==> flow/design.v <==
`timescale 1ns / 1ps
module SHA256(
clk,
rst_n,
valid_in,
valid_out,
message,
Hash_result);
input clk, rst_n, valid_in;
input [439:0] message;
output reg valid_out;
output reg [255:0] Hash_result;
reg [1:0] next_state,state;
reg [6:0] count;
reg [31:0] a_temp, b_temp, c_temp, d_temp, e_temp, f_temp, g_temp, h_temp;
reg [31:0] k;
reg [511:0] chunk;
reg [31:0] mreg_0, mreg_1, mreg_2, mreg_3, mreg_4, mreg_5, mreg_6, mreg_7, mreg_8, mreg_9, mreg_10, mreg_11, mreg_12, mreg_13, mreg_14, mreg_15;
wire [31:0] sigma_0, sigma_1, cap_sigma_0, cap_sigma_1, maj, ch;
parameter H0 = 32'h6a09e667;
parameter H1 = 32'hbb67ae85;
parameter H2 = 32'h3c6ef372;
parameter H3 = 32'ha54ff53a;
parameter H5 = 32'h9b05688c;
parameter H4 = 32'h510e527f;
parameter H6 = 32'h1f83d9ab;
parameter H7 = 32'h5be0cd19;
parameter K0 = 32'h428a2f98;
parameter K1 = 32'h71374491;
parameter K2 = 32'hb5c0fbcf;
parameter K3 = 32'he9b5dba5;
parameter K4 = 32'h3956c25b;
parameter K5 = 32'h59f111f1;
parameter K6 = 32'h923f82a4;
parameter K7 = 32'hab1c5ed5;
parameter K8 = 32'hd807aa98;
parameter K9 = 32'h12835b01;
parameter K10 = 32'h243185be;
parameter K11 = 32'h550c7dc3;
parameter K12 = 32'h72be5d74;
parameter K13 = 32'h80deb1fe;
parameter K14 = 32'h9bdc06a7;
parameter K15 = 32'hc19bf174;
parameter K16 = 32'he49b69c1;
parameter K17 = 32'hefbe4786;
parameter K18 = 32'h0fc19dc6;
parameter K19 = 32'h240ca1cc;
parameter K20 = 32'h2de92c6f;
parameter K21 = 32'h4a7484aa;
parameter K22 = 32'h5cb0a9dc;
parameter K23 = 32'h76f988da;
parameter K24 = 32'h983e5152;
parameter K25 = 32'ha831c66d;
parameter K26 = 32'hb00327c8;
parameter K27 = 32'hbf597fc7;
parameter K28 = 32'hc6e00bf3;
parameter K29 = 32'hd5a79147;
parameter K30 = 32'h06ca6351;
parameter K31 = 32'h14292967;
parameter K32 = 32'h27b70a85;
parameter K33 = 32'h2e1b2138;
parameter K34 = 32'h4d2c6dfc;
parameter K35 = 32'h53380d13;
parameter K36 = 32'h650a7354;
parameter K37 = 32'h766a0abb;
parameter K38 = 32'h81c2c92e;
parameter K39 = 32'h92722c85;
parameter K40 = 32'ha2bfe8a1;
parameter K41 = 32'ha81a664b;
parameter K42 = 32'hc24b8b70;
parameter K43 = 32'hc76c51a3;
parameter K44 = 32'hd192e819;
parameter K45 = 32'hd6990624;
parameter K46 = 32'hf40e3585;
parameter K47 = 32'h106aa070;
parameter K48 = 32'h19a4c116;
parameter K49 = 32'h1e376c08;
parameter K50 = 32'h2748774c;
parameter K51 = 32'h34b0bcb5;
parameter K52 = 32'h391c0cb3;
parameter K53 = 32'h4ed8aa4a;
parameter K54 = 32'h5b9cca4f;
parameter K55 = 32'h682e6ff3;
parameter K56 = 32'h748f82ee;
parameter K57 = 32'h78a5636f;
parameter K58 = 32'h84c87814;
parameter K59 = 32'h8cc70208;
parameter K60 = 32'h90befffa;
parameter K61 = 32'ha4506ceb;
parameter K62 = 32'hbef9a3f7;
parameter K63 = 32'hc67178f2;
parameter PADDING = 'd0;
parameter COMPUTE = 'd1;
parameter IDLE = 'd2;
always@(next_state)begin   
	case(next_state)
		IDLE:  state = IDLE;
		COMPUTE:  state = COMPUTE;
		default:  state = IDLE;
	endcase
end
always@(posedge clk or negedge rst_n)begin
	if(!rst_n)begin
		next_state <= IDLE;
	end
	else begin
		if(next_state == IDLE && valid_in)begin
			next_state <= COMPUTE;
		end
      	else if(next_state == COMPUTE && count == 'd64)begin
			next_state <= IDLE;
		end
		else begin
			next_state <= next_state;
		end
	end
end
assign sigma_0 = ({a_temp[1:0], a_temp[31:2]}) ^ ({a_temp[12:0], a_temp[31:13]}) ^ ({a_temp[21:0], a_temp[31:22]});
assign sigma_1 = ({e_temp[5:0], e_temp[31:6]}) ^ ({e_temp[10:0], e_temp[31:11]}) ^ ({e_temp[24:0], e_temp[31:25]});
assign maj = (a_temp & b_temp) ^ (a_temp & c_temp) ^ (b_temp & c_temp);
assign ch = (e_temp & f_temp) ^ (~e_temp & g_temp);
assign cap_sigma_0 = {mreg_1[6:0], mreg_1[31:7]} ^ {mreg_1[17:0], mreg_1[31:18]} ^ (mreg_1[31:0] >> 2'b11) ;
  assign cap_sigma_1 = {mreg_14[16:0], mreg_14[31:17]} ^ {mreg_14[18:0], mreg_14[31:19]} ^ (mreg_14[31:0] >> 4'b1010);
always@(posedge clk or negedge rst_n)begin		 
	if(!rst_n)begin
		count <= 'd0;
	end
	else begin
		if(state == COMPUTE)begin
			count <= count + 'd1;
		end
		else begin
			count <= 0;
		end
	end
end
always@(posedge clk or negedge rst_n)begin		 
	if(!rst_n)begin
		chunk <= 'd0;
	end
	else begin
		if(state == IDLE && valid_in)begin
          chunk <= {message[408:0], {8'b10000000}, {55'b0,9'b110111000}, {32'b0}};
		end
		else if(state == IDLE)begin
			chunk <= chunk;
		end
		else begin
			chunk <= chunk << 'd32;
		end
	end
end
always@(posedge clk or negedge rst_n)begin		 
	if(!rst_n)begin
		a_temp <= 'd0;
		b_temp <= 'd0;
		c_temp <= 'd0;
		d_temp <= 'd0;
		e_temp <= 'd0;
		f_temp <= 'd0;
		g_temp <= 'd0;
		h_temp <= 'd0;
	end
	else begin
		if(state == IDLE)begin
			a_temp <= H0;
			b_temp <= H1;
			c_temp <= H2;
			d_temp <= H3;
			e_temp <= H4;
			f_temp <= H5;
			g_temp <= H6;
			h_temp <= H7;
		end
		else if(state == COMPUTE)begin
			a_temp <= h_temp + sigma_1 + ch + k + mreg_15 + sigma_0 + maj; 	 
			b_temp <= a_temp;
			c_temp <= b_temp;
			d_temp <= c_temp;
			e_temp <= d_temp + h_temp + sigma_1 + ch + k + mreg_15;		 
			f_temp <= e_temp;
			g_temp <= f_temp;
			h_temp <= g_temp;
		end
		else begin
			a_temp <= a_temp;
			b_temp <= b_temp;
			c_temp <= c_temp;
			d_temp <= d_temp;
			e_temp <= e_temp;
			f_temp <= f_temp;
			g_temp <= g_temp;
			h_temp <= h_temp;
		end
	end
end
always@(*)begin		 
	case(count)
		0: k = K0;
		1: k = K1;
		2: k = K2;
		3: k = K3;
		4: k = K4;
		5: k = K5;
		6: k = K6;
		7: k = K7;
		8: k = K8;
		9: k = K9;
		10: k = K10;
		11: k = K11;
		12: k = K12;
		13: k = K13;
		14: k = K14;
		15: k = K15;
		16: k = K16;
		17: k = K17;
		18: k = K18;
		19: k = K19;
		20: k = K20;
		21: k = K21;
		22: k = K22;
		23: k = K23;
		24: k = K24;
		25: k = K25;
		26: k = K26;
		27: k = K27;
		28: k = K28;
		29: k = K29;
		30: k = K30;
		31: k = K31;
		32: k = K32;
		33: k = K33;
		34: k = K34;
		35: k = K35;
		36: k = K36;
		37: k = K37;
		38: k = K38;
		39: k = K39;
		40: k = K40;
		41: k = K41;
		42: k = K42;
		43: k = K43;
		44: k = K44;
		45: k = K45;
		46: k = K46;
		47: k = K47;
		48: k = K48;
		49: k = K49;
		50: k = K50;
		51: k = K51;
		52: k = K52;
		53: k = K53;
		54: k = K54;
		55: k = K55;
		56: k = K56;
		57: k = K57;
		58: k = K58;
		59: k = K59;
		60: k = K60;
		61: k = K61;
		62: k = K62;
		63: k = K63;
		default: k = 32'd0;
	endcase
end
always@(posedge clk or negedge rst_n)begin		 
	if(!rst_n)begin
      	valid_out <= 'd0;
		Hash_result <= 'd0;
	end
	else begin
      if(state == COMPUTE && count == 'd64)begin
          	valid_out <= 'd1;
			Hash_result <= {H0 + a_temp, H1 + b_temp, H2 + c_temp, H3 + d_temp, H4 + e_temp, H5 + f_temp, H6 + g_temp, H7 + h_temp};
        end
      	else begin
          	valid_out <= 'd0;
			Hash_result <= 'd0;
        end
	end
end
always@(posedge clk or negedge rst_n)begin		 
	if(!rst_n)begin
		mreg_15 <= 'd0;
		mreg_14 <= 'd0;
		mreg_13 <= 'd0;
		mreg_12 <= 'd0;
		mreg_11 <= 'd0;
		mreg_10 <= 'd0;
		mreg_9 <= 'd0;
		mreg_8 <= 'd0;
		mreg_7 <= 'd0;
		mreg_6 <= 'd0;
		mreg_5 <= 'd0;
		mreg_4 <= 'd0;
		mreg_3 <= 'd0;
		mreg_2 <= 'd0;
		mreg_1 <= 'd0;
		mreg_0 <= 'd0;
	end
	else begin
      if(state== IDLE  && valid_in)begin
        mreg_15 <= message[439:408];
			mreg_14 <= mreg_15;
			mreg_13 <= mreg_14;
			mreg_12 <= mreg_13;
			mreg_11 <= mreg_12;
			mreg_10 <= mreg_11;
			mreg_9 <= mreg_10;
			mreg_8 <= mreg_9;
			mreg_7 <= mreg_8;
			mreg_6 <= mreg_7;
			mreg_5 <= mreg_6;
			mreg_4 <= mreg_5;
			mreg_3 <= mreg_4;
			mreg_2 <= mreg_3;
			mreg_1 <= mreg_2;
			mreg_0 <= mreg_1;
		end
      else if((count < 15 && state == COMPUTE))begin
			mreg_15 <= chunk[511:480];
			mreg_14 <= mreg_15;
			mreg_13 <= mreg_14;
			mreg_12 <= mreg_13;
			mreg_11 <= mreg_12;
			mreg_10 <= mreg_11;
			mreg_9 <= mreg_10;
			mreg_8 <= mreg_9;
			mreg_7 <= mreg_8;
			mreg_6 <= mreg_7;
			mreg_5 <= mreg_6;
			mreg_4 <= mreg_5;
			mreg_3 <= mreg_4;
			mreg_2 <= mreg_3;
			mreg_1 <= mreg_2;
			mreg_0 <= mreg_1;
		end
      else if(count >= 15 && state == COMPUTE)begin
			mreg_15 <= (mreg_0 + cap_sigma_0 + mreg_9 + cap_sigma_1);
			mreg_14 <= mreg_15;
			mreg_13 <= mreg_14;
			mreg_12 <= mreg_13;
			mreg_11 <= mreg_12;
			mreg_10 <= mreg_11;
			mreg_9 <= mreg_10;
			mreg_8 <= mreg_9;
			mreg_7 <= mreg_8;
			mreg_6 <= mreg_7;
			mreg_5 <= mreg_6;
			mreg_4 <= mreg_5;
			mreg_3 <= mreg_4;
			mreg_2 <= mreg_3;
			mreg_1 <= mreg_2;
			mreg_0 <= mreg_1;
		end
		else begin
			mreg_15 <= mreg_15;
			mreg_14 <= mreg_14;
			mreg_13 <= mreg_13;
			mreg_12 <= mreg_12;
			mreg_11 <= mreg_11;
			mreg_10 <= mreg_10;
			mreg_9 <= mreg_9;
			mreg_8 <= mreg_8;
			mreg_7 <= mreg_7;
			mreg_6 <= mreg_6;
			mreg_5 <= mreg_5;
			mreg_4 <= mreg_4;
			mreg_3 <= mreg_3;
			mreg_2 <= mreg_2;
			mreg_1 <= mreg_1;
			mreg_0 <= mreg_0;
		end
	end
end
endmodule
### Reports on SHA256

What the tools print for SHA256, step after step.
Lines are those of the file above, counted from 1.
Operators carry their Yosys type and port widths (W data, S select, Z words).
A cell with -- has no value.

| design | value |
|---|---|
| top module | SHA256 |
| clock input | clk |
| cell library | sky130hd |
| timing corner | tt_025C_1v80 |

### Word level

Yosys after proc, flatten, opt, wreduce and memory -nomap, before mapping. Memory bits, and registers merged into a memory's read port (data or address), are not among the register bits. Print and check cells are not counted. Equal cells are merged and count once.
Yosys's memory passes give these memory sizes; they may raise the number of words (mostly to a power of two), join words into wider ones and drop unused or constant bits.

| operators by class | value |
|---|---|
| add/sub/neg operators | 23 |
| multiply operators | 0 |
| div/mod/pow operators | 0 |
| $lt $le $gt $ge | 2 |
| eq/ne operators | 6 |
| shift operators | 0 |
| muxes and demuxes | 73 |
| bitwise operators | 17 |
| reductions and logical operators | 9 |

Operators with widths:

| cell | count |
|---|---|
| $mux W32 | 65 |
| $mux W512 | 2 |
| $add A32 B32 Y32 | 14 |
| $xor A32 B32 Y32 | 9 |
| $mux W256 | 1 |
| $and A32 B32 Y32 | 5 |
| $add A31 B32 Y32 const A | 3 |
| $add A32 B32 Y32 const A | 3 |
| $add A29 B32 Y32 const A | 1 |
| $add A30 B32 Y32 const A | 1 |
| $xor A32 B22 Y32 | 1 |
| $xor A32 B29 Y32 | 1 |
| $not A32 Y32 | 1 |
| $add A7 B1 Y7 const B | 1 |
| $ge A7 B4 Y1 const B | 1 |
| $lt A7 B4 Y1 const B | 1 |
| $eq A7 B7 Y1 const B | 1 |
| $mux W7 | 1 |
| $logic_and A1 B1 Y1 | 6 |
| $mux W2 | 3 |
| $eq A2 B1 Y1 const B | 2 |
| $eq A2 B2 Y1 const B | 2 |
| $reduce_bool A2 Y1 | 2 |
| $reduce_bool A3 Y1 | 1 |
| $ne A2 B1 Y1 const B | 1 |
| $mux W1 | 1 |

| word-level totals | value |
|---|---|
| bits in registers | 1546 |
| bits in latches | 0 |
| memory bits (writable) | 0 |
| ROM bits | 2048 |
| clocked read ports x word width | 0 |
| memory cells | 1 |
| input bits | 443 |
| output and inout bits | 257 |
| word-level cells | 160 |

Memories:

| memory | depth | width | rd ports | wr ports | line | RTL |
|---|---|---|---|---|---|---|
| (name not given) | 64 | 32 | 1 | 0 | 198 | `case(count)` |

### Longest topological paths

Yosys ltp: most cells in a row. Word level: on the elaborated netlist, between registers, memories and ports. Mapped: between sequential cells and ports; inverters and the memories' decode and read muxes count.

| logic depth | value |
|---|---|
| word-level depth | 10 |
| ABC_AREA | 0 |
| mapped depth | 29 |
| depth with buffers taken out | 27 |

### Netlist

The flow's flattened synthesis, as Yosys stat reports it; memories are mapped. The netlist is that of the ABC_AREA named above (0 if unset); the other value can give another one.

Cells by type:

| type | count | area in all (um2) |
|---|---|---|
| sky130_fd_sc_hd__dfrtp_1 | 1445 | 3.62E+04 |
| sky130_fd_sc_hd__nand2_1 | 1847 | 6.93E+03 |
| sky130_fd_sc_hd__fa_1 | 337 | 6746.47 |
| sky130_fd_sc_hd__mux2i_1 | 453 | 4.53E+03 |
| sky130_fd_sc_hd__o21ai_0 | 667 | 3.34E+03 |
| sky130_fd_sc_hd__xnor2_1 | 338 | 2.96E+03 |
| sky130_fd_sc_hd__inv_1 | 595 | 2.23E+03 |
| sky130_fd_sc_hd__clkbuf_1 | 437 | 1.64E+03 |
| sky130_fd_sc_hd__ha_1 | 124 | 1.55E+03 |
| sky130_fd_sc_hd__nor2_1 | 395 | 1.48E+03 |
| sky130_fd_sc_hd__xor2_1 | 161 | 1.41E+03 |
| sky130_fd_sc_hd__a21oi_1 | 212 | 1.06E+03 |
| sky130_fd_sc_hd__nand2b_1 | 131 | 819.536 |
| sky130_fd_sc_hd__and2_1 | 111 | 694.416 |
| sky130_fd_sc_hd__a21o_1 | 54 | 405.389 |
| sky130_fd_sc_hd__nand3_1 | 72 | 360.346 |
| sky130_fd_sc_hd__nor3_1 | 62 | 310.298 |
| sky130_fd_sc_hd__o211ai_1 | 39 | 292.781 |

Other cell types: 57; their cells: 531.

| mapped netlist | value |
|---|---|
| mapped cells | 8011 |
| mapped area | 0.0768825 mm2 |
| sequential area | 0.036186 mm2 |
| flip-flops | 1446 |
| buffers | 492 |

### Timing after synthesis

Path of least setup slack by OpenSTA after synthesis, without wires, with an ideal clock, recovery checks aside; 20% of the period is set as input and as output delay. Where synthesis merged equal registers, the netlist keeps one of their names.

| timing path after synthesis | value |
|---|---|
| path type | register to register |
| start point | register count[0] |
| end point | register a_temp |
| period | 10.0 ns |
| setup time | 0.135 ns |
| time at the first pin | 0.000 ns |
| arrival | 6.633 ns |
| data required time | 9.865 ns |
| slack | 3.231 ns |
| path delay | 6.768 ns |
| stages | 27 |
| synthesis period reached | 6.769 ns |

"path delay" = arrival - input delay + setup time.
"stages" counts driving pins, that of a launching flip-flop among them; a cell with two outputs on the path counts twice.
"synthesis period reached" = period - worst setup slack (recovery checks aside). The figure is calculated, with input and output delays left at 20% of the set period.
Where an end lacks its bit number, it is one bit of the signal, or one of the new flip-flops if synthesis recoded a state register.
At most two assigning lines are given for a register; there are more.

| on the way, after synthesis | value |
|---|---|
| cell sequence | sky130_fd_sc_hd__dfrtp_1 > sky130_fd_sc_hd__clkbuf_1 > sky130_fd_sc_hd__clkinv_1 > sky130_fd_sc_hd__ha_1 > sky130_fd_sc_hd__clkbuf_1 > sky130_fd_sc_hd__nand2_1 > sky130_fd_sc_hd__nand3_1 > sky130_fd_sc_hd__o21ai_0 > sky130_fd_sc_hd__o211a_1 > sky130_fd_sc_hd__or4_1 > sky130_fd_sc_hd__fa_1 > sky130_fd_sc_hd__fa_1 > sky130_fd_sc_hd__inv_1 > sky130_fd_sc_hd__fa_1 > sky130_fd_sc_hd__inv_1 > sky130_fd_sc_hd__fa_1 > sky130_fd_sc_hd__inv_1 > sky130_fd_sc_hd__ha_1 > sky130_fd_sc_hd__a21o_1 > sky130_fd_sc_hd__a21o_1 > sky130_fd_sc_hd__a21oi_1 > sky130_fd_sc_hd__o31ai_1 > sky130_fd_sc_hd__a41oi_1 > sky130_fd_sc_hd__o211ai_1 > sky130_fd_sc_hd__a211o_1 > sky130_fd_sc_hd__a21oi_1 > sky130_fd_sc_hd__nand3b_1 |

RTL lines, path after synthesis:

| what | line | RTL |
|---|---|---|
| from (decl) | 14 | `reg [6:0] count;` |
| from (assign) | 126 | `count <= 'd0;` |
| from (assign) | 130 | `count <= count + 'd1;` |
| to (assign) | 176 | `a_temp <= h_temp + sigma_1 + ch + k + mreg_15 + sigma_0 + maj;` |
| to (assign) | 186 | `a_temp <= a_temp;` |
| to (decl) | 15 | `reg [31:0] a_temp, b_temp, c_temp, d_temp, e_temp, f_temp, g_temp, h_temp;` |

No chain of elaborated cells between the ends is given.

### Timing after layout

From the final timing report of run B: the path of least setup slack in the routed layout; clock arrival at registers is part of the times.

| timing path post-layout | value |
|---|---|
| path type | register to register |
| start point | register count[0] |
| end point | register a_temp |
| period | 10.2 ns |
| setup time | 0.13 ns |
| time at the first pin | 0.80 ns |
| arrival | 9.13 ns |
| data required time | 10.83 ns |
| slack | 1.70 ns |
| stages | 26 |

Where an end lacks its bit number, it is one bit of the signal, or one of the new flip-flops if synthesis recoded a state register.
At most two assigning lines are given for a register; there are more.

| on the way, post-layout | value |
|---|---|
| cell sequence | sky130_fd_sc_hd__dfrtp_1 > sky130_fd_sc_hd__clkbuf_2 > sky130_fd_sc_hd__clkinv_2 > sky130_fd_sc_hd__ha_1 > sky130_fd_sc_hd__clkbuf_1 > sky130_fd_sc_hd__nand2_1 > sky130_fd_sc_hd__nand2_1 > sky130_fd_sc_hd__nor2_1 > sky130_fd_sc_hd__o311ai_1 > sky130_fd_sc_hd__o31a_1 > sky130_fd_sc_hd__nand2_1 > sky130_fd_sc_hd__fa_1 > sky130_fd_sc_hd__fa_1 > sky130_fd_sc_hd__inv_1 > sky130_fd_sc_hd__fa_1 > sky130_fd_sc_hd__inv_1 > sky130_fd_sc_hd__fa_1 > sky130_fd_sc_hd__inv_1 > sky130_fd_sc_hd__ha_1 > sky130_fd_sc_hd__a2111oi_0 > sky130_fd_sc_hd__a2111o_1 > sky130_fd_sc_hd__nand3_1 > sky130_fd_sc_hd__a31o_2 > sky130_fd_sc_hd__a21oi_1 > sky130_fd_sc_hd__xor2_1 > sky130_fd_sc_hd__nand2_1 |

RTL lines, path post-layout:

| what | line | RTL |
|---|---|---|
| from (decl) | 14 | `reg [6:0] count;` |
| from (assign) | 126 | `count <= 'd0;` |
| from (assign) | 130 | `count <= count + 'd1;` |
| to (assign) | 176 | `a_temp <= h_temp + sigma_1 + ch + k + mreg_15 + sigma_0 + maj;` |
| to (assign) | 186 | `a_temp <= a_temp;` |
| to (decl) | 15 | `reg [31:0] a_temp, b_temp, c_temp, d_temp, e_temp, f_temp, g_temp, h_temp;` |

No chain of elaborated cells between the ends is given.

## Implementation results

Flow measurements of SHA256 on sky130hd: 6 stored runs with different settings, listed in no order. Input and output delays are each 20% of the period that was set; the output load is 0.01 pF.
"achieved period": clock period set for the run, less the worst setup slack. It is reckoned from that one timing run; input and output delays stay at 20% of the period that was set.

#### Run A

| setting | value |
|---|---|
| ABC_AREA | `1` |
| CAP_MARGIN | `35` |
| CELL_PAD_IN_SITES_GLOBAL_PLACEMENT | `1` |
| CORE_ASPECT_RATIO | `0.8` |
| CORE_MARGIN | `4` |
| CORE_UTILIZATION | `60` |
| CTS_CLUSTER_SIZE | `44` |
| GPL_ROUTABILITY_DRIVEN | `1` |
| GPL_TIMING_DRIVEN | `1` |
| MIN_ROUTING_LAYER | `met2` |
| PLACE_DENSITY_LB_ADDON | `0.12` |
| SETUP_SLACK_MARGIN | `1.48` |
| TNS_END_PERCENT | `95` |
| period_ns | `9.47` |
| SLEW_MARGIN | `20` |

Incomplete, routing halted on GRT-0116.

#### Run B

| setting | value |
|---|---|
| CAP_MARGIN | `15` |
| CELL_PAD_IN_SITES_GLOBAL_PLACEMENT | `0` |
| CORE_MARGIN | `4` |
| CORE_UTILIZATION | `49` |
| CTS_CLUSTER_SIZE | `44` |
| GPL_TIMING_DRIVEN | `0` |
| HOLD_SLACK_MARGIN | `-0.04` |
| PLACE_DENSITY_LB_ADDON | `0.25` |
| SETUP_SLACK_MARGIN | `1.48` |
| TNS_END_PERCENT | `40` |
| period_ns | `10.2` |
| SLEW_MARGIN | `20` |

| result | value |
|---|---|
| worst setup slack after layout | 1.704 ns |
| die size | 0.163305 mm2 |
| area of the standard cells in the finished layout | 0.0923886 mm2 |
| mapped cell area after synthesis | 0.0768825 mm2 |
| summed negative setup slack | 0.000 ns |
| achieved period | 8.496 ns |

#### Run C

| setting | value |
|---|---|
| CAP_MARGIN | `15` |
| CELL_PAD_IN_SITES_GLOBAL_PLACEMENT | `2` |
| CORE_MARGIN | `8` |
| CORE_UTILIZATION | `51` |
| CTS_CLUSTER_DIAMETER | `384` |
| CTS_CLUSTER_SIZE | `98` |
| GPL_ROUTABILITY_DRIVEN | `0` |
| GPL_TIMING_DRIVEN | `1` |
| PLACE_DENSITY_LB_ADDON | `0.06` |
| TNS_END_PERCENT | `30` |
| period_ns | `5.4` |
| SLEW_MARGIN | `20` |

| result | value |
|---|---|
| worst setup slack after layout | -0.797 ns |
| summed negative setup slack | -18.220 ns |
| achieved period | 6.197 ns |
| area of the standard cells in the finished layout | 0.0913414 mm2 |
| die size | 0.16343 mm2 |
| mapped cell area after synthesis | 0.0768825 mm2 |

#### Run D

| setting | value |
|---|---|
| CAP_MARGIN | `30` |
| CELL_PAD_IN_SITES_DETAIL_PLACEMENT | `1` |
| CELL_PAD_IN_SITES_GLOBAL_PLACEMENT | `2` |
| CORE_ASPECT_RATIO | `1.0` |
| CORE_MARGIN | `6` |
| CORE_UTILIZATION | `29` |
| CTS_CLUSTER_DIAMETER | `201` |
| CTS_CLUSTER_SIZE | `41` |
| GPL_ROUTABILITY_DRIVEN | `0` |
| MAX_ROUTING_LAYER | `met4` |
| MIN_ROUTING_LAYER | `met1` |
| SLEW_MARGIN | `40` |
| TNS_END_PERCENT | `75` |
| period_ns | `13.3` |

| result | value |
|---|---|
| summed negative setup slack | 0.000 ns |
| achieved period | 8.702 ns |
| mapped cell area after synthesis | 0.0768825 mm2 |
| die size | 0.277613 mm2 |
| worst setup slack after layout | 4.598 ns |
| area of the standard cells in the finished layout | 0.0892068 mm2 |

#### Run E

| setting | value |
|---|---|
| SETUP_SLACK_MARGIN | `2.04` |
| period_ns | `8.2` |
| CAP_MARGIN | `20` |
| CORE_MARGIN | `2` |
| CORE_UTILIZATION | `40` |
| SLEW_MARGIN | `20` |

| result | value |
|---|---|
| area of the standard cells in the finished layout | 0.0937599 mm2 |
| worst setup slack after layout | 1.813 ns |
| summed negative setup slack | 0.000 ns |
| mapped cell area after synthesis | 0.0768825 mm2 |
| die size | 0.195731 mm2 |
| achieved period | 6.387 ns |

#### Run F

| setting | value |
|---|---|
| CORE_UTILIZATION | `25` |
| period_ns | `8.2` |
| CAP_MARGIN | `20` |
| CORE_MARGIN | `2` |
| SLEW_MARGIN | `20` |

| result | value |
|---|---|
| achieved period | 7.200 ns |
| area of the standard cells in the finished layout | 0.0941816 mm2 |
| worst setup slack after layout | 1.000 ns |
| mapped cell area after synthesis | 0.0768825 mm2 |
| die size | 0.311984 mm2 |
| summed negative setup slack | 0.000 ns |
